==> flow/design.v <==
module Ram (
    input  wire        clka,
    input  wire        ena,
    input  wire [ 3:0] wea,
    input  wire [ 2:0] addra,
    input  wire [31:0] dina,
    output reg  [31:0] douta
);
reg [31:0] mem [0:7];
integer b;
always @(posedge clka) begin
    if (ena) begin
        for (b = 0; b < 4; b = b + 1) begin
            if (wea[b])
                mem[addra][b*8 +: 8] <= dina[b*8 +: 8];
        end
        douta <= {wea[3] ? dina[31:24] : mem[addra][31:24],
                  wea[2] ? dina[23:16] : mem[addra][23:16],
                  wea[1] ? dina[15: 8] : mem[addra][15: 8],
                  wea[0] ? dina[ 7: 0] : mem[addra][ 7: 0]};
    end
end
endmodule
module tagv_ram (
    input  wire        clka,
    input  wire        resetn,
    input  wire        ena,
    input  wire        wea,
    input  wire [ 2:0] addra,
    input  wire [25:0] dina,
    output reg  [25:0] douta
);
reg [24:0] tag_mem [0:7];
reg [ 7:0] v_mem;
always @(posedge clka) begin
    if (ena & wea)
        tag_mem[addra] <= dina[25:1];
end
always @(posedge clka) begin
    if (!resetn)
        v_mem <= 8'b0;
    else if (ena & wea)
        v_mem[addra] <= dina[0];
end
always @(posedge clka) begin
    if (ena)
        douta <= wea ? dina : {tag_mem[addra], v_mem[addra]};
end
endmodule
module cache(
    input  wire         clk,
    input  wire         resetn,
    input  wire         valid,
    input  wire         op,
    input  wire [ 2: 0] index,
    input  wire [24: 0] tag,
    input  wire [ 3: 0] offset,
    input  wire [ 3: 0] wstrb,
    input  wire [31: 0] wdata,
    output wire         addr_ok,
    output wire         data_ok,
    output wire [31: 0] rdata,
    output wire         rd_req,
    output wire [ 2: 0] rd_type,
    output wire [31: 0] rd_addr,
    input  wire         rd_rdy,
    input  wire         ret_valid,
    input  wire         ret_last,
    input  wire [31: 0] ret_data,
    output wire         wr_req,
    output wire [ 2: 0] wr_type,
    output wire [31: 0] wr_addr,
    output wire [ 3: 0] wr_wstrb,
    output wire [127:0] wr_data,
    input  wire         wr_rdy
);
parameter idle = 3'b000,lookup = 3'b001,miss = 3'b010,replace = 3'b011,refill = 3'b100;
reg op_reg; 
reg [ 2:0] index_reg;
reg [24:0] tag_reg;
reg [ 3:0] offset_reg;
reg [ 3:0] wstrb_reg;
reg [31:0] wdata_reg;
reg [2:0] state_main;
wire way0_hit;
wire way1_hit;
wire cache_hit;
wire [31:0] way0_load_word;
wire [31:0] way1_load_word;
wire load_res;
wire random; 
wire replace_data;
wire replace_tag;
wire replace_v;
wire replace_d;
reg [1:0] return_num;
reg w_way_reg;
reg [2:0] w_index_reg;
reg [3:0] w_offset_reg;
reg [3:0] w_wstrb_reg;
reg [31:0] w_data_reg;
wire [24:0] way0_tag;
wire way0_v;
wire wea_tagv0;
wire [2:0] addra_tagv0;
wire [25:0] dina_tagv0;
assign wea_tagv0 = ret_valid & ret_last & ~replace_way;
assign addra_tagv0 = ({3{state_main == lookup  || state_main == idle}} & index)
                 | ({3{state_main == miss || state_main == replace || state_main == refill}} & index_reg);
assign dina_tagv0 = {tag_reg,1'b1};                 
tagv_ram tagv_ram_way0 (
  .clka(clk),     
  .resetn(resetn),
  .ena(1'b1),       
  .wea(wea_tagv0),       
  .addra(addra_tagv0),   
  .dina(dina_tagv0),     
  .douta({way0_tag,way0_v})   
);
reg [7:0] way0_d_reg;
wire way0_d;
assign way0_d = way0_d_reg[index_reg];
always@(posedge clk)begin
    if(!resetn)
        way0_d_reg <= 8'b0;
    else if(wr_state & ~w_way_reg)
        way0_d_reg[w_index_reg] <= 1'b1;
    else if(state_main == refill & ret_valid & ret_last &~replace_way)
        way0_d_reg[index_reg] <= op_reg;    
end
wire [127:0] way0_data;
wire [2:0] addra_way0_bank0;
wire [3:0] wea_way0_bank0;
wire [31:0] dina_way0_bank0;
wire [2:0] addra_way0_bank1;
wire [3:0] wea_way0_bank1;
wire [31:0] dina_way0_bank1;
wire [2:0] addra_way0_bank3;
wire [3:0] wea_way0_bank3;
wire [31:0] dina_way0_bank3;
wire [2:0] addra_way0_bank2;
wire [3:0] wea_way0_bank2;
wire [31:0] dina_way0_bank2;
assign addra_way0_bank0 = (wr_state & ~w_offset_reg[3]&~w_offset_reg[2]) ? w_index_reg : 
                        addr_ok ? index : index_reg ;
assign wea_way0_bank0 = ({4{wr_state & ~w_offset_reg[3]&~w_offset_reg[2] & ~w_way_reg}} & w_wstrb_reg ) 
                     |({4{state_main == refill & (return_num == 2'd0) & ret_valid & ~replace_way}}); 
assign dina_way0_bank0 = ({32{wr_state}} & w_data_reg)  
                      | ({32{state_main == refill}})& (
                       ~offset_reg[3]&~offset_reg[2] & op_reg ? {
                                        wstrb_reg[3] ? wdata_reg[31:24] : ret_data[31:24],
                                        wstrb_reg[2] ? wdata_reg[23:16] : ret_data[23:16],
                                        wstrb_reg[1] ? wdata_reg[15: 8] : ret_data[15: 8],
                                        wstrb_reg[0] ? wdata_reg[ 7: 0] : ret_data[ 7: 0]
                                    } : ret_data);
Ram bank0_ram_way0 (  
  .clka(clk),     
  .ena(1'b1),       
  .wea(wea_way0_bank0),       
  .addra(addra_way0_bank0),   
  .dina(dina_way0_bank0),     
  .douta(way0_data[31:0])   
);
assign addra_way0_bank1 = (wr_state & ~w_offset_reg[3]&w_offset_reg[2]) ? w_index_reg : 
                        addr_ok ? index : index_reg ;
assign wea_way0_bank1 = ({4{wr_state & ~w_offset_reg[3]&w_offset_reg[2] & ~w_way_reg}} & w_wstrb_reg ) 
                     |({4{state_main == refill & (return_num == 2'd1) & ret_valid & ~replace_way}}); 
assign dina_way0_bank1 = ({32{wr_state}} & w_data_reg)  
                      | ({32{state_main == refill}})& (
                       ~offset_reg[3]& offset_reg[2] & op_reg ? {
                                        wstrb_reg[3] ? wdata_reg[31:24] : ret_data[31:24],
                                        wstrb_reg[2] ? wdata_reg[23:16] : ret_data[23:16],
                                        wstrb_reg[1] ? wdata_reg[15: 8] : ret_data[15: 8],
                                        wstrb_reg[0] ? wdata_reg[ 7: 0] : ret_data[ 7: 0]
                                    } : ret_data);
Ram bank1_ram_way0 (
  .clka(clk),     
  .ena(1'b1),       
  .wea(wea_way0_bank1),       
  .addra(addra_way0_bank1),   
  .dina(dina_way0_bank1),     
  .douta(way0_data[63:32])   
);
assign addra_way0_bank2 = (wr_state & w_offset_reg[3]&~w_offset_reg[2]) ? w_index_reg : 
                        addr_ok ? index : index_reg ;
assign wea_way0_bank2 = ({4{wr_state & w_offset_reg[3]&~w_offset_reg[2] & ~w_way_reg}} & w_wstrb_reg ) 
                     |({4{state_main == refill & (return_num == 2'd2) & ret_valid & ~replace_way}}); 
assign dina_way0_bank2 = ({32{wr_state}} & w_data_reg)  
                      | ({32{state_main == refill}})& (
                       offset_reg[3]&~offset_reg[2] & op_reg ? {
                                        wstrb_reg[3] ? wdata_reg[31:24] : ret_data[31:24],
                                        wstrb_reg[2] ? wdata_reg[23:16] : ret_data[23:16],
                                        wstrb_reg[1] ? wdata_reg[15: 8] : ret_data[15: 8],
                                        wstrb_reg[0] ? wdata_reg[ 7: 0] : ret_data[ 7: 0]
                                    } : ret_data);
Ram bank2_ram_way0 (
  .clka(clk),     
  .ena(1'b1),       
  .wea(wea_way0_bank2),       
  .addra(addra_way0_bank2),   
  .dina(dina_way0_bank2),     
  .douta(way0_data[95:64])   
);
assign addra_way0_bank3 = (wr_state & w_offset_reg[3]&w_offset_reg[2]) ? w_index_reg : 
                        addr_ok ? index : index_reg ;
assign wea_way0_bank3 = ({4{wr_state & w_offset_reg[3]&w_offset_reg[2] & ~w_way_reg}} & w_wstrb_reg ) 
                     |({4{state_main == refill & (return_num ==2'd3) & ret_valid & ~replace_way}}); 
assign dina_way0_bank3 = ({32{wr_state}} & w_data_reg)  
                      | (({32{state_main == refill}})& (
                       offset_reg[3]&offset_reg[2] & op_reg ? {
                                        wstrb_reg[3] ? wdata_reg[31:24] : ret_data[31:24],
                                        wstrb_reg[2] ? wdata_reg[23:16] : ret_data[23:16],
                                        wstrb_reg[1] ? wdata_reg[15: 8] : ret_data[15: 8],
                                        wstrb_reg[0] ? wdata_reg[ 7: 0] : ret_data[ 7: 0]
                                    } : ret_data));
Ram bank3_ram_way0 (
  .clka(clk),     
  .ena(1'b1),       
  .wea(wea_way0_bank3),       
  .addra(addra_way0_bank3),   
  .dina(dina_way0_bank3),     
  .douta(way0_data[127:96])   
);
wire [24:0] way1_tag;
wire way1_v;
wire wea_tagv1;
wire [2:0] addra_tagv1;
wire [25:0] dina_tagv1;
assign wea_tagv1 = ret_valid & ret_last & replace_way;
assign addra_tagv1 = ({3{state_main == lookup  || state_main == idle}} & index)
                 | ({3{state_main == miss || state_main == replace || state_main == refill}} & index_reg);
assign dina_tagv1 = {tag_reg,1'b1};                 
tagv_ram tagv_ram_way1 (
  .clka(clk),     
  .resetn(resetn),
  .ena(1'b1),       
  .wea(wea_tagv1),       
  .addra(addra_tagv1),   
  .dina(dina_tagv1),     
  .douta({way1_tag,way1_v})   
);
reg [7:0] way1_d_reg;
wire way1_d;
assign way1_d = way1_d_reg[index_reg];
always@(posedge clk)begin
    if(!resetn)
        way1_d_reg <= 8'b0;
    else if(wr_state & w_way_reg)
        way1_d_reg[w_index_reg] <= 1'b1;
    else if(state_main == refill & ret_valid & ret_last & replace_way)
        way1_d_reg[index_reg] <= op_reg;    
end
wire [127:0] way1_data;
wire [2:0] addra_way1_bank0;
wire [3:0] wea_way1_bank0;
wire [31:0] dina_way1_bank0;
wire [2:0] addra_way1_bank1;
wire [3:0] wea_way1_bank1;
wire [31:0] dina_way1_bank1;
wire [2:0] addra_way1_bank3;
wire [3:0] wea_way1_bank3;
wire [31:0] dina_way1_bank3;
wire [2:0] addra_way1_bank2;
wire [3:0] wea_way1_bank2;
wire [31:0] dina_way1_bank2;
assign addra_way1_bank0 = (wr_state & ~w_offset_reg[3]&~w_offset_reg[2]) ? w_index_reg : 
                        addr_ok ? index : index_reg ;
assign wea_way1_bank0 = ({4{wr_state & ~w_offset_reg[3]&~w_offset_reg[2] & w_way_reg}} & w_wstrb_reg ) 
                     |({4{state_main == refill & (return_num == 2'd0) & ret_valid & replace_way}}); 
assign dina_way1_bank0 = ({32{wr_state}} & w_data_reg)  
                      | ({32{state_main == refill}})& (
                       ~offset_reg[3]&~offset_reg[2] & op_reg ? {
                                        wstrb_reg[3] ? wdata_reg[31:24] : ret_data[31:24],
                                        wstrb_reg[2] ? wdata_reg[23:16] : ret_data[23:16],
                                        wstrb_reg[1] ? wdata_reg[15: 8] : ret_data[15: 8],
                                        wstrb_reg[0] ? wdata_reg[ 7: 0] : ret_data[ 7: 0]
                                    } : ret_data);
Ram bank0_ram_way1 (  
  .clka(clk),     
  .ena(1'b1),       
  .wea(wea_way1_bank0),       
  .addra(addra_way1_bank0),   
  .dina(dina_way1_bank0),     
  .douta(way1_data[31:0])   
);
assign addra_way1_bank1 = (wr_state & ~w_offset_reg[3]&w_offset_reg[2]) ? w_index_reg : 
                        addr_ok ? index : index_reg ;
assign wea_way1_bank1 = ({4{wr_state & ~w_offset_reg[3]&w_offset_reg[2] & w_way_reg}} & w_wstrb_reg ) 
                     |({4{state_main == refill & (return_num == 2'd1) & ret_valid & replace_way}}); 
assign dina_way1_bank1 = ({32{wr_state}} & w_data_reg)  
                      | ({32{state_main == refill}})& (
                       ~offset_reg[3]&offset_reg[2] & op_reg ? {
                                        wstrb_reg[3] ? wdata_reg[31:24] : ret_data[31:24],
                                        wstrb_reg[2] ? wdata_reg[23:16] : ret_data[23:16],
                                        wstrb_reg[1] ? wdata_reg[15: 8] : ret_data[15: 8],
                                        wstrb_reg[0] ? wdata_reg[ 7: 0] : ret_data[ 7: 0]
                                    } : ret_data);
Ram bank1_ram_way1 (
  .clka(clk),     
  .ena(1'b1),       
  .wea(wea_way1_bank1),       
  .addra(addra_way1_bank1),   
  .dina(dina_way1_bank1),     
  .douta(way1_data[63:32])   
);
assign addra_way1_bank2 = (wr_state & w_offset_reg[3]&~w_offset_reg[2]) ? w_index_reg : 
                        addr_ok ? index : index_reg ;
assign wea_way1_bank2 = ({4{wr_state & w_offset_reg[3]&~w_offset_reg[2] & w_way_reg}} & w_wstrb_reg ) 
                     |({4{state_main == refill & (return_num == 2'd2) & ret_valid & replace_way}}); 
assign dina_way1_bank2 = ({32{wr_state}} & w_data_reg)  
                      | ({32{state_main == refill}})& (
                       offset_reg[3]&~offset_reg[2] & op_reg ? {
                                        wstrb_reg[3] ? wdata_reg[31:24] : ret_data[31:24],
                                        wstrb_reg[2] ? wdata_reg[23:16] : ret_data[23:16],
                                        wstrb_reg[1] ? wdata_reg[15: 8] : ret_data[15: 8],
                                        wstrb_reg[0] ? wdata_reg[ 7: 0] : ret_data[ 7: 0]
                                    } : ret_data);
Ram bank2_ram_way1 (
  .clka(clk),     
  .ena(1'b1),       
  .wea(wea_way1_bank2),       
  .addra(addra_way1_bank2),   
  .dina(dina_way1_bank2),     
  .douta(way1_data[95:64])   
);
assign addra_way1_bank3 = (wr_state & w_offset_reg[3]&w_offset_reg[2]) ? w_index_reg : 
                        addr_ok ? index : index_reg ;
assign wea_way1_bank3 = ({4{wr_state & w_offset_reg[3]&w_offset_reg[2] & w_way_reg}} & w_wstrb_reg ) 
                     |({4{state_main == refill & (return_num == 2'd3) & ret_valid & replace_way}}); 
assign dina_way1_bank3 = ({32{wr_state}} & w_data_reg)  
                      | ({32{state_main == refill}})& (
                       (offset_reg[3]&offset_reg[2] & op_reg) ? {
                                        wstrb_reg[3] ? wdata_reg[31:24] : ret_data[31:24],
                                        wstrb_reg[2] ? wdata_reg[23:16] : ret_data[23:16],
                                        wstrb_reg[1] ? wdata_reg[15: 8] : ret_data[15: 8],
                                        wstrb_reg[0] ? wdata_reg[ 7: 0] : ret_data[ 7: 0]
                                    } : ret_data);
Ram bank3_ram_way1 (
  .clka(clk),     
  .ena(1'b1),       
  .wea(wea_way1_bank3),       
  .addra(addra_way1_bank3),   
  .dina(dina_way1_bank3),     
  .douta(way1_data[127:96])   
);
always@(posedge clk)begin
    if(!resetn)begin
        op_reg <= 1'b0; 
        index_reg <= 3'b0; 
        tag_reg <= 25'b0; 
        offset_reg <= 4'b0; 
        wstrb_reg <= 4'b0; 
        wdata_reg   <= 32'b0; 
    end
    else if((state_main == idle & valid & !hit_write_cf) |
            (state_main == lookup & (cache_hit & valid & (op | (!op & !hit_write_cf) ))))begin
        op_reg <= op; 
        index_reg <= index; 
        tag_reg <= tag; 
        offset_reg <= offset; 
        wstrb_reg <= wstrb; 
        wdata_reg   <= wdata;         
    end
end
assign way0_hit = way0_v && {way0_tag == tag_reg};
assign way1_hit = way1_v && {way1_tag == tag_reg};
assign cache_hit = way0_hit || way1_hit;
assign way0_load_word = way0_data[offset_reg[3:2]*32 +: 32];
assign way1_load_word = way1_data[offset_reg[3:2]*32 +: 32];
assign load_res = {32{way0_hit}} & way0_load_word
                | {32{way1_hit}} & way1_load_word
                | {32{~cache_hit}} & ret_data;
LFSR u_lfsr(
    .clk(clk),
    .reset(!resetn),
    .lfsr_bit(random)
);                
reg replace_way; 
always@(posedge clk)begin
    if(!resetn)begin
        replace_way <= 1'b0;
    end
    else if(state_main == miss & wr_rdy)begin
        replace_way <= random;
    end
end
always@(posedge clk)begin
    if(!resetn | (state_main == replace && rd_rdy))
        return_num <= 2'b0;
    else if(ret_valid)begin
        return_num <= return_num + 2'b1;
    end
end
always@(posedge clk)begin
    if(!resetn)begin
        state_main <= idle;
    end
    else if(state_main == idle)begin
        if(valid & !hit_write_cf)begin
            state_main <= lookup;       
        end
    end
    else if(state_main == lookup)begin
        if(cache_hit & (!valid | (valid & hit_write_cf)))begin
            state_main <= idle;
        end    
        else if(!cache_hit)begin
            state_main <= miss;
        end 
    end
    else if(state_main == miss)begin
        if(wr_rdy)begin
            state_main <= replace;
        end
    end
    else if(state_main == replace)begin
        if(rd_rdy)begin
            state_main <= refill;
        end
    end
    else if(state_main == refill)begin
        if(ret_valid & ret_last)begin
            state_main <= idle;
        end
    end
    else 
        state_main <= idle;
end
reg wr_state;
wire hit_write_sign;
wire hit_write_cf;
assign hit_write_sign = (state_main == lookup) & op_reg & cache_hit;
assign hit_write_cf = ( (state_main == lookup) & op_reg & (!op & valid) & ({tag,index,offset} == {tag_reg,index_reg,offset_reg}) ) 
                    | ( wr_state & (!op & valid) & (offset[3:2] == w_offset_reg[3:2]));
always@(posedge clk)begin
    if(!resetn)begin
        wr_state <= 1'b0;
        w_way_reg <= 1'b0;
        w_index_reg <= 3'b0;
        w_offset_reg <= 4'b0;
        w_wstrb_reg <= 4'b0;
        w_data_reg <= 32'b0;
    end
    else if(~wr_state)begin
        if(hit_write_sign)begin
            wr_state <= 1'b1;
            w_way_reg <= way1_hit;
            w_index_reg <= index_reg;
            w_offset_reg <= offset_reg;
            w_wstrb_reg <= wstrb_reg;
            w_data_reg <= wdata_reg; 
        end 
    end
    else if(wr_state)begin
        if(hit_write_sign)begin
            w_way_reg <= way1_hit;
            w_index_reg <= index_reg;
            w_offset_reg <= offset_reg;
            w_wstrb_reg <= wstrb_reg;
            w_data_reg <= wdata_reg; 
        end
        else begin
            wr_state <= 1'b0;
        end    
    end
    else 
        wr_state <= 1'b0;
end
assign addr_ok = ((state_main == idle) & !hit_write_cf) || 
                 (state_main == lookup & (cache_hit & valid & (op | (!op & !hit_write_cf) ))); 
assign data_ok = (state_main == lookup & (cache_hit)) ||
                 (state_main == refill && ret_valid && return_num == offset_reg[3:2]);
assign rdata = ({32{state_main == lookup & way0_hit}} & way0_load_word)
             | ({32{state_main == lookup & way1_hit}} & way1_load_word)
             | ({32{state_main == refill}} & ret_data);                  
assign rd_req = (state_main == replace);
assign rd_type = 3'b100;
assign rd_addr = {tag_reg,index_reg,4'd0};
reg wr_req_reg;
assign wr_req = wr_req_reg & 
            ((replace_way) ? (way1_d & way1_v) : (way0_d & way0_v));
assign wr_type = 3'b100;
assign wr_addr = {(replace_way ? way1_tag : way0_tag),index_reg,4'd0};
assign wr_wstrb = 4'b1111;
assign wr_data = replace_way ? way1_data : way0_data;
always@(posedge clk)begin
    if(!resetn)
        wr_req_reg <= 1'b0;
    else if(state_main == miss & wr_rdy)
        wr_req_reg <= 1'b1;
    else if(wr_rdy)
        wr_req_reg <= 1'b0;
end                 
endmodule
module LFSR (
    input wire clk,
    input wire reset,
    output reg lfsr_bit
);
    reg [7:0] lfsr;
    always @(posedge clk) begin
        if (reset) begin
            lfsr <= 8'h1;  
        end else begin
            lfsr <= {lfsr[6:0], lfsr[7] ^ lfsr[5]};  
        end
    end
    always @(posedge clk) begin
        if (reset) begin
            lfsr_bit <= 1'b0;
        end else begin
            lfsr_bit <= lfsr[0];  
        end
    end
endmodule
Reports on cache
Tool output for the design above, in the order of the flow.
Line numbers count from 1 in the design file above.
{"block": "design", "top_module": "cache", "clock": "clk", "library": "sky130hd", "lib_corner": "tt_025C_1v80"}

After elaboration
Source: Yosys, flattened and elaborated, memories not mapped. Widths are those after wreduce. Registers that Yosys merges into a memory's read port (data or address) are not register bits. Print and check cells do not count. Equal cells are merged and count once.
Memory sizes are those after Yosys's memory passes, which may raise the word count (mostly to a power of two), join words into wider ones and drop unused or constant bits.
{"block": "op_classes", "shifts": 10, "reduce_logical": 21, "n_addsub": 4, "n_eq": 17, "muxes": 104, "bitwise": 131}
{"block": "ops", "cell": "2-to-1 mux 32 bit", "n": 36}
{"block": "ops", "cell": "variable part select 128 x 8 -> 32 bit", "n": 2}
{"block": "ops", "cell": "bitwise AND 32 bit", "n": 8}
{"block": "ops", "cell": "OR 32 bit", "n": 6}
{"block": "ops", "cell": "2-to-1 mux 128 bit", "n": 1}
{"block": "ops", "cell": "2-to-1 mux 25 bit", "n": 3}
{"block": "ops", "cell": "bitwise AND 1 bit", "n": 71}
{"block": "ops", "cell": "2-to-1 mux 8 bit", "n": 8}
{"block": "ops", "cell": "2-to-1 mux 3 bit", "n": 18}
{"block": "ops", "cell": "== test 25 bit", "n": 2}
{"block": "ops", "cell": "bitwise AND 8 bit", "n": 6}
{"block": "ops", "cell": "OR 8 bit", "n": 6}
{"block": "ops", "cell": "2-to-1 mux 1 bit", "n": 38}
{"block": "ops", "cell": "== test 32 bit", "n": 1}
{"block": "ops", "cell": "bitwise AND 4 bit", "n": 8}
{"block": "ops", "cell": "OR 4 bit", "n": 8}
{"block": "ops", "cell": "variable part select 8 x 3 -> 1 bit", "n": 4}
{"block": "ops", "cell": "variable shift 1 x 4 -> 8 bit with constant A", "n": 3}
{"block": "ops", "cell": "NOT 8 bit", "n": 3}
{"block": "ops", "cell": "negation 3 -> 4 bit", "n": 3}
{"block": "ops", "cell": "variable shift 1 x 4 -> 8 bit", "n": 1}
{"block": "ops", "cell": "!= test 4 bit with constant B", "n": 2}
{"block": "ops", "cell": "logical OR 1 bit", "n": 6}
{"block": "ops", "cell": "NOT 1 bit", "n": 6}
{"block": "ops", "cell": "nonzero test 2 bit", "n": 3}
{"block": "ops", "cell": "== test 3 x 2 -> 1 bit with constant B", "n": 2}
{"block": "ops", "cell": "bitwise AND 3 bit", "n": 2}
{"block": "ops", "cell": "!= test 6 x 4 -> 1 bit with constant B", "n": 1}
Other operator kinds: 16; their cells: 29.
{"block": "word_totals", "clocked_rd_ports_x_width": 306, "memories": 10, "out_inout_bits": 238, "ram_bits": 2448, "word_cells": 321, "reg_bits": 164}
{"block": "memory_table", "memory": "bank0_ram_way0.mem", "words": 8, "width": 32, "read_ports": 1, "write_ports": 1, "line_no": 9, "text": "reg [31:0] mem [0:7];"}
{"block": "memory_table", "memory": "bank0_ram_way1.mem", "words": 8, "width": 32, "read_ports": 1, "write_ports": 1, "line_no": 9}
{"block": "memory_table", "memory": "bank1_ram_way0.mem", "words": 8, "width": 32, "read_ports": 1, "write_ports": 1, "line_no": 9}
{"block": "memory_table", "memory": "bank1_ram_way1.mem", "words": 8, "width": 32, "read_ports": 1, "write_ports": 1, "line_no": 9}
{"block": "memory_table", "memory": "bank2_ram_way0.mem", "words": 8, "width": 32, "read_ports": 1, "write_ports": 1, "line_no": 9}
{"block": "memory_table", "memory": "bank2_ram_way1.mem", "words": 8, "width": 32, "read_ports": 1, "write_ports": 1, "line_no": 9}
Memories not listed: 4.

Logic depth
Yosys ltp: most cells in a row. Word level: on the elaborated netlist, between registers, memories and ports. Mapped: between sequential cells and ports; inverters and the memories' decode and read muxes count.
{"block": "logic_depth", "word_depth": 13, "abc_area": 0, "mapped_depth": 18, "depth_no_buf": 11}

Netlist
Source: synth_stat.txt of the flow (Yosys; design flattened, memories mapped). It holds for the ABC_AREA given above (unset counts as 0); a run with the other value may have another netlist.
Totals and module areas in this step are rounded.
{"block": "synth_totals", "yosys_area_um2": 109000, "seqArea_um2": 77100, "ffs": 2626, "mapped_cells": 5859, "buf_cells": 403}
{"block": "by_type", "type": "sky130_fd_sc_hd__edfxtp_1", "n": 2448, "type_area_um2": 7.35E+04}
{"block": "by_type", "type": "sky130_fd_sc_hd__mux4_2", "n": 624, "type_area_um2": 1.41E+04}
{"block": "by_type", "type": "sky130_fd_sc_hd__mux2i_1", "n": 710, "type_area_um2": 7.11E+03}
{"block": "by_type", "type": "sky130_fd_sc_hd__dfxtp_1", "n": 178, "type_area_um2": 3.56E+03}
{"block": "by_type", "type": "sky130_fd_sc_hd__o21ai_0", "n": 212, "type_area_um2": 1.06E+03}
{"block": "by_type", "type": "sky130_fd_sc_hd__clkbuf_1", "n": 228, "type_area_um2": 855.821}
{"block": "by_type", "type": "sky130_fd_sc_hd__a211oi_1", "n": 111, "type_area_um2": 833.299}
{"block": "by_type", "type": "sky130_fd_sc_hd__nand2_1", "n": 219, "type_area_um2": 822.038}
{"block": "by_type", "type": "sky130_fd_sc_hd__nor3_1", "n": 146, "type_area_um2": 730.701}
{"block": "by_type", "type": "sky130_fd_sc_hd__nor2_1", "n": 193, "type_area_um2": 724.445}
{"block": "by_type", "type": "sky130_fd_sc_hd__a21oi_1", "n": 117, "type_area_um2": 585.562}
{"block": "by_type", "type": "sky130_fd_sc_hd__xnor2_1", "n": 64, "type_area_um2": 560.538}
{"block": "by_type", "type": "sky130_fd_sc_hd__mux2_2", "n": 29, "type_area_um2": 326.563}
{"block": "by_type", "type": "sky130_fd_sc_hd__buf_2", "n": 59, "type_area_um2": 295.283}
{"block": "by_type", "type": "sky130_fd_sc_hd__buf_1", "n": 70, "type_area_um2": 262.752}
{"block": "by_type", "type": "sky130_fd_sc_hd__a22oi_1", "n": 32, "type_area_um2": 240.23}
{"block": "by_type", "type": "sky130_fd_sc_hd__nor4_1", "n": 38, "type_area_um2": 237.728}
{"block": "by_type", "type": "sky130_fd_sc_hd__buf_4", "n": 30, "type_area_um2": 225.216}
Other cell types: 62; their cells: 351.
The figures by module come from a second, unflattened synthesis with its own total; it is not the netlist above.
{"block": "hier_totals", "cells_unflattened": 8069, "hier_area_um2": 123000}
Rows give one instance, submodules left out.
{"block": "by_module", "mod": "Ram", "instances": 8, "cells": 664, "mod_seq_area_um2": 8650, "area_um2": 11400}
{"block": "by_module", "mod": "tagv_ram", "instances": 2, "cells": 553, "mod_seq_area_um2": 6950, "area_um2": 9280}
{"block": "by_module", "mod": "cache", "instances": 1, "cells": 1634, "mod_seq_area_um2": 2740, "area_um2": 13400}
{"block": "by_module", "mod": "LFSR", "instances": 1, "cells": 17, "mod_seq_area_um2": 160, "area_um2": 219}

Timing after synthesis
Source: OpenSTA report_checks on the synthesized netlist (no wires, ideal clock, input and output delay 20% of the period each), path of least setup slack; recovery checks are left aside. Register names are those of the netlist, which keeps one name where synthesis merged equal registers.
{"block": "synth_path", "path_type": "input to register", "start": "input tag[17]", "end": "memory bank1_ram_way1.mem[5][24]", "delay_ps": 3152, "path_buffers": 2, "in_delay_ps": 1600, "arrival_ps": 4357, "clock_period_ps": 8000, "required_ps": 7605, "launch_ps": 1600, "driving_pins": 11, "path_slack_ps": 3248, "synth_period_reached_ps": 4752}
"delay_ps" is the arrival time less input delay plus setup time.
"driving_pins" counts driving pins, that of a launching flip-flop among them; a cell with two outputs on the path counts twice.
"synth_period_reached_ps" is the clock period less the worst setup slack; recovery checks do not enter. This is arithmetic on one report: input and output delays are still those of the set period (20% each).
Between the ends stands the longest chain of elaborated cells between them, by number of cells; it is not shown to be the way that was timed. Of several equally long chains one is given.
Each line given opens the expression or statement behind the cell; cells for indexed reads and writes are added by Yosys, which also makes memories of some case tables.
{"block": "synth_via", "path_cell_list": "sky130_fd_sc_hd__xnor2_1 sky130_fd_sc_hd__nand4_1 sky130_fd_sc_hd__nor4_1 sky130_fd_sc_hd__nand3_1 sky130_fd_sc_hd__nand3_1 sky130_fd_sc_hd__o22ai_1 sky130_fd_sc_hd__or2_2 sky130_fd_sc_hd__buf_1 sky130_fd_sc_hd__o21a_1 sky130_fd_sc_hd__buf_1 sky130_fd_sc_hd__nor4_1", "elab_chain_len": 11}
{"block": "synth_lines", "item": "start: declaration", "line_no": 56, "text": "input  wire [24: 0] tag,"}
{"block": "synth_lines", "item": "== test 32 bit", "line_no": 433, "text": "assign hit_write_cf = ( (state_main == lookup) & op_reg & (!op & valid) & ({tag,index,offset} == {tag_reg,inde ..."}
{"block": "synth_lines", "item": "bitwise AND 1 bit", "line_no": 433}
{"block": "synth_lines", "item": "OR 1 bit", "line_no": 433}
{"block": "synth_lines", "item": "logical NOT 1 bit", "line_no": 470, "text": "(state_main == lookup & (cache_hit & valid & (op | (!op & !hit_write_cf) )));"}
{"block": "synth_lines", "item": "bitwise AND 1 bit", "line_no": 470}
{"block": "synth_lines", "item": "OR 1 bit", "line_no": 470}
{"block": "synth_lines", "item": "bitwise AND 1 bit x2", "line_no": 470}
{"block": "synth_lines", "item": "logical OR 1 bit", "line_no": 469, "text": "assign addr_ok = ((state_main == idle) & !hit_write_cf) ||"}
{"block": "synth_lines", "item": "2-to-1 mux 3 bit", "line_no": 287, "text": "addr_ok ? index : index_reg ;"}
{"block": "synth_lines", "item": "2-to-1 mux 3 bit", "line_no": 286, "text": "assign addra_way1_bank1 = (wr_state & ~w_offset_reg[3]&w_offset_reg[2]) ? w_index_reg :"}
{"block": "synth_lines", "item": "end: declaration", "line_no": 9, "text": "reg [31:0] mem [0:7];"}

Path in the finished layout
From the final timing report of stored run 1: the path of least setup slack in the routed layout; clock arrival at registers is part of the times.
The path's times are printed in steps of 10 ps; the period is the one set.
{"block": "layout_path", "path_type": "register to output", "start": "register (no name shown)", "end": "output rdata[18]", "path_slack_ps": 100, "path_buffers": 9, "clock_period_ps": 7700, "launch_ps": 880, "required_ps": 6160, "driving_pins": 18, "arrival_ps": 6060}
{"block": "layout_via", "path_cell_list": "sky130_fd_sc_hd__dfxtp_1 sky130_fd_sc_hd__buf_6 sky130_fd_sc_hd__buf_6 sky130_fd_sc_hd__buf_6 sky130_fd_sc_hd__buf_8 sky130_fd_sc_hd__buf_6 sky130_fd_sc_hd__mux2i_1 sky130_fd_sc_hd__a22oi_1 sky130_fd_sc_hd__nand2_1 sky130_fd_sc_hd__xor2_1 sky130_fd_sc_hd__nand4_1 sky130_fd_sc_hd__nor4_4 sky130_fd_sc_hd__buf_4 sky130_fd_sc_hd__nand4_1 sky130_fd_sc_hd__buf_4 sky130_fd_sc_hd__clkbuf_1 sky130_fd_sc_hd__o21ai_1 sky130_fd_sc_hd__clkdlybuf4s50_1"}
{"block": "layout_lines", "item": "end: declaration", "line_no": 62, "text": "output wire [31: 0] rdata,"}
Chain of elaborated cells between the ends: none given.

cache through Yosys and OpenROAD on sky130hd: 5 stored runs, unordered, with their settings and measured results. The constraints put input and output delay at 20% of the set period each and load the outputs with 0.01 pF.
"period_reached_ps" is the run's clock period less its worst setup slack. It is reckoned from that one timing run; input and output delays stay at 20% of the period that was set.
"worst_path_time_ps" means the part of the period allowed to the worst setup path (the constraints hold back 20% at inputs and 20% at outputs) less its slack; where the path has registers, the arrival times of their clocks count too.
"worst_path_time_ps" is known to 10 ps.
Results are given in rounded form.

{"run": "stored run 1", "settings": { "CAP_MARGIN": 25, "CELL_PAD_IN_SITES_DETAIL_PLACEMENT": 1, "CORE_MARGIN": 3, "CTS_CLUSTER_DIAMETER": 191, "GPL_TIMING_DRIVEN": 0, "MIN_ROUTING_LAYER": "met1", "PLACE_DENSITY_LB_ADDON": 0.29, "TNS_END_PERCENT": 55, "period_ns": 7.7, "CORE_UTILIZATION": 40, "SLEW_MARGIN": 20 }, "results": { "holdWs_ps": 439, "die_area_um2": 278000, "synth_chip_area_um2": 109000, "finalUtil_pct": 48.6, "worst_path_time_ps": 6060, "critical_path_kind": "register to output", "timing.setup.ws_ps": 100, "period_reached_ps": 7600 }}
{"run": "stored run 2", "settings": { "CORE_UTILIZATION": 40, "SETUP_SLACK_MARGIN": 0.41, "period_ns": 7.62, "CAP_MARGIN": 20, "CORE_MARGIN": 2, "SLEW_MARGIN": 20 }, "results": { "holdWs_ps": 384, "die_area_um2": 276000, "synth_chip_area_um2": 109000, "finalUtil_pct": 47.7, "worst_path_time_ps": 5560, "critical_path_kind": "register to output", "timing.setup.ws_ps": 539, "period_reached_ps": 7081 }}
{"run": "stored run 3", "settings": { "CAP_MARGIN": 25, "CELL_PAD_IN_SITES_DETAIL_PLACEMENT": 1, "CTS_CLUSTER_DIAMETER": 107, "GPL_TIMING_DRIVEN": 0, "PLACE_DENSITY_LB_ADDON": 0.03, "period_ns": 4.44, "CORE_MARGIN": 2, "CORE_UTILIZATION": 40, "SLEW_MARGIN": 20 }, "results": { "holdWs_ps": 436, "die_area_um2": 276000, "synth_chip_area_um2": 109000, "finalUtil_pct": 50.8, "worst_path_time_ps": 4770, "critical_path_kind": "register to output", "timing.setup.ws_ps": -1220, "period_reached_ps": 5660 }}
{"run": "stored run 4", "settings": { "CORE_UTILIZATION": 40, "period_ns": 7.62, "CAP_MARGIN": 20, "CORE_MARGIN": 2, "SLEW_MARGIN": 20 }, "results": { "holdWs_ps": 387, "die_area_um2": 276000, "synth_chip_area_um2": 109000, "finalUtil_pct": 47.7, "worst_path_time_ps": 5960, "critical_path_kind": "register to output", "timing.setup.ws_ps": 134, "period_reached_ps": 7486 }}
{"run": "stored run 5", "settings": { "CAP_MARGIN": 35, "CELL_PAD_IN_SITES_DETAIL_PLACEMENT": 2, "CORE_UTILIZATION": 40, "CTS_CLUSTER_SIZE": 13, "GPL_TIMING_DRIVEN": 1, "MIN_ROUTING_LAYER": "met1", "period_ns": 4.4, "CORE_MARGIN": 2, "SLEW_MARGIN": 20 }, "results": { "holdWs_ps": 455, "die_area_um2": 276000, "synth_chip_area_um2": 109000, "finalUtil_pct": 50.9, "worst_path_time_ps": 5430, "critical_path_kind": "register to output", "timing.setup.ws_ps": -1910, "period_reached_ps": 6313 }}
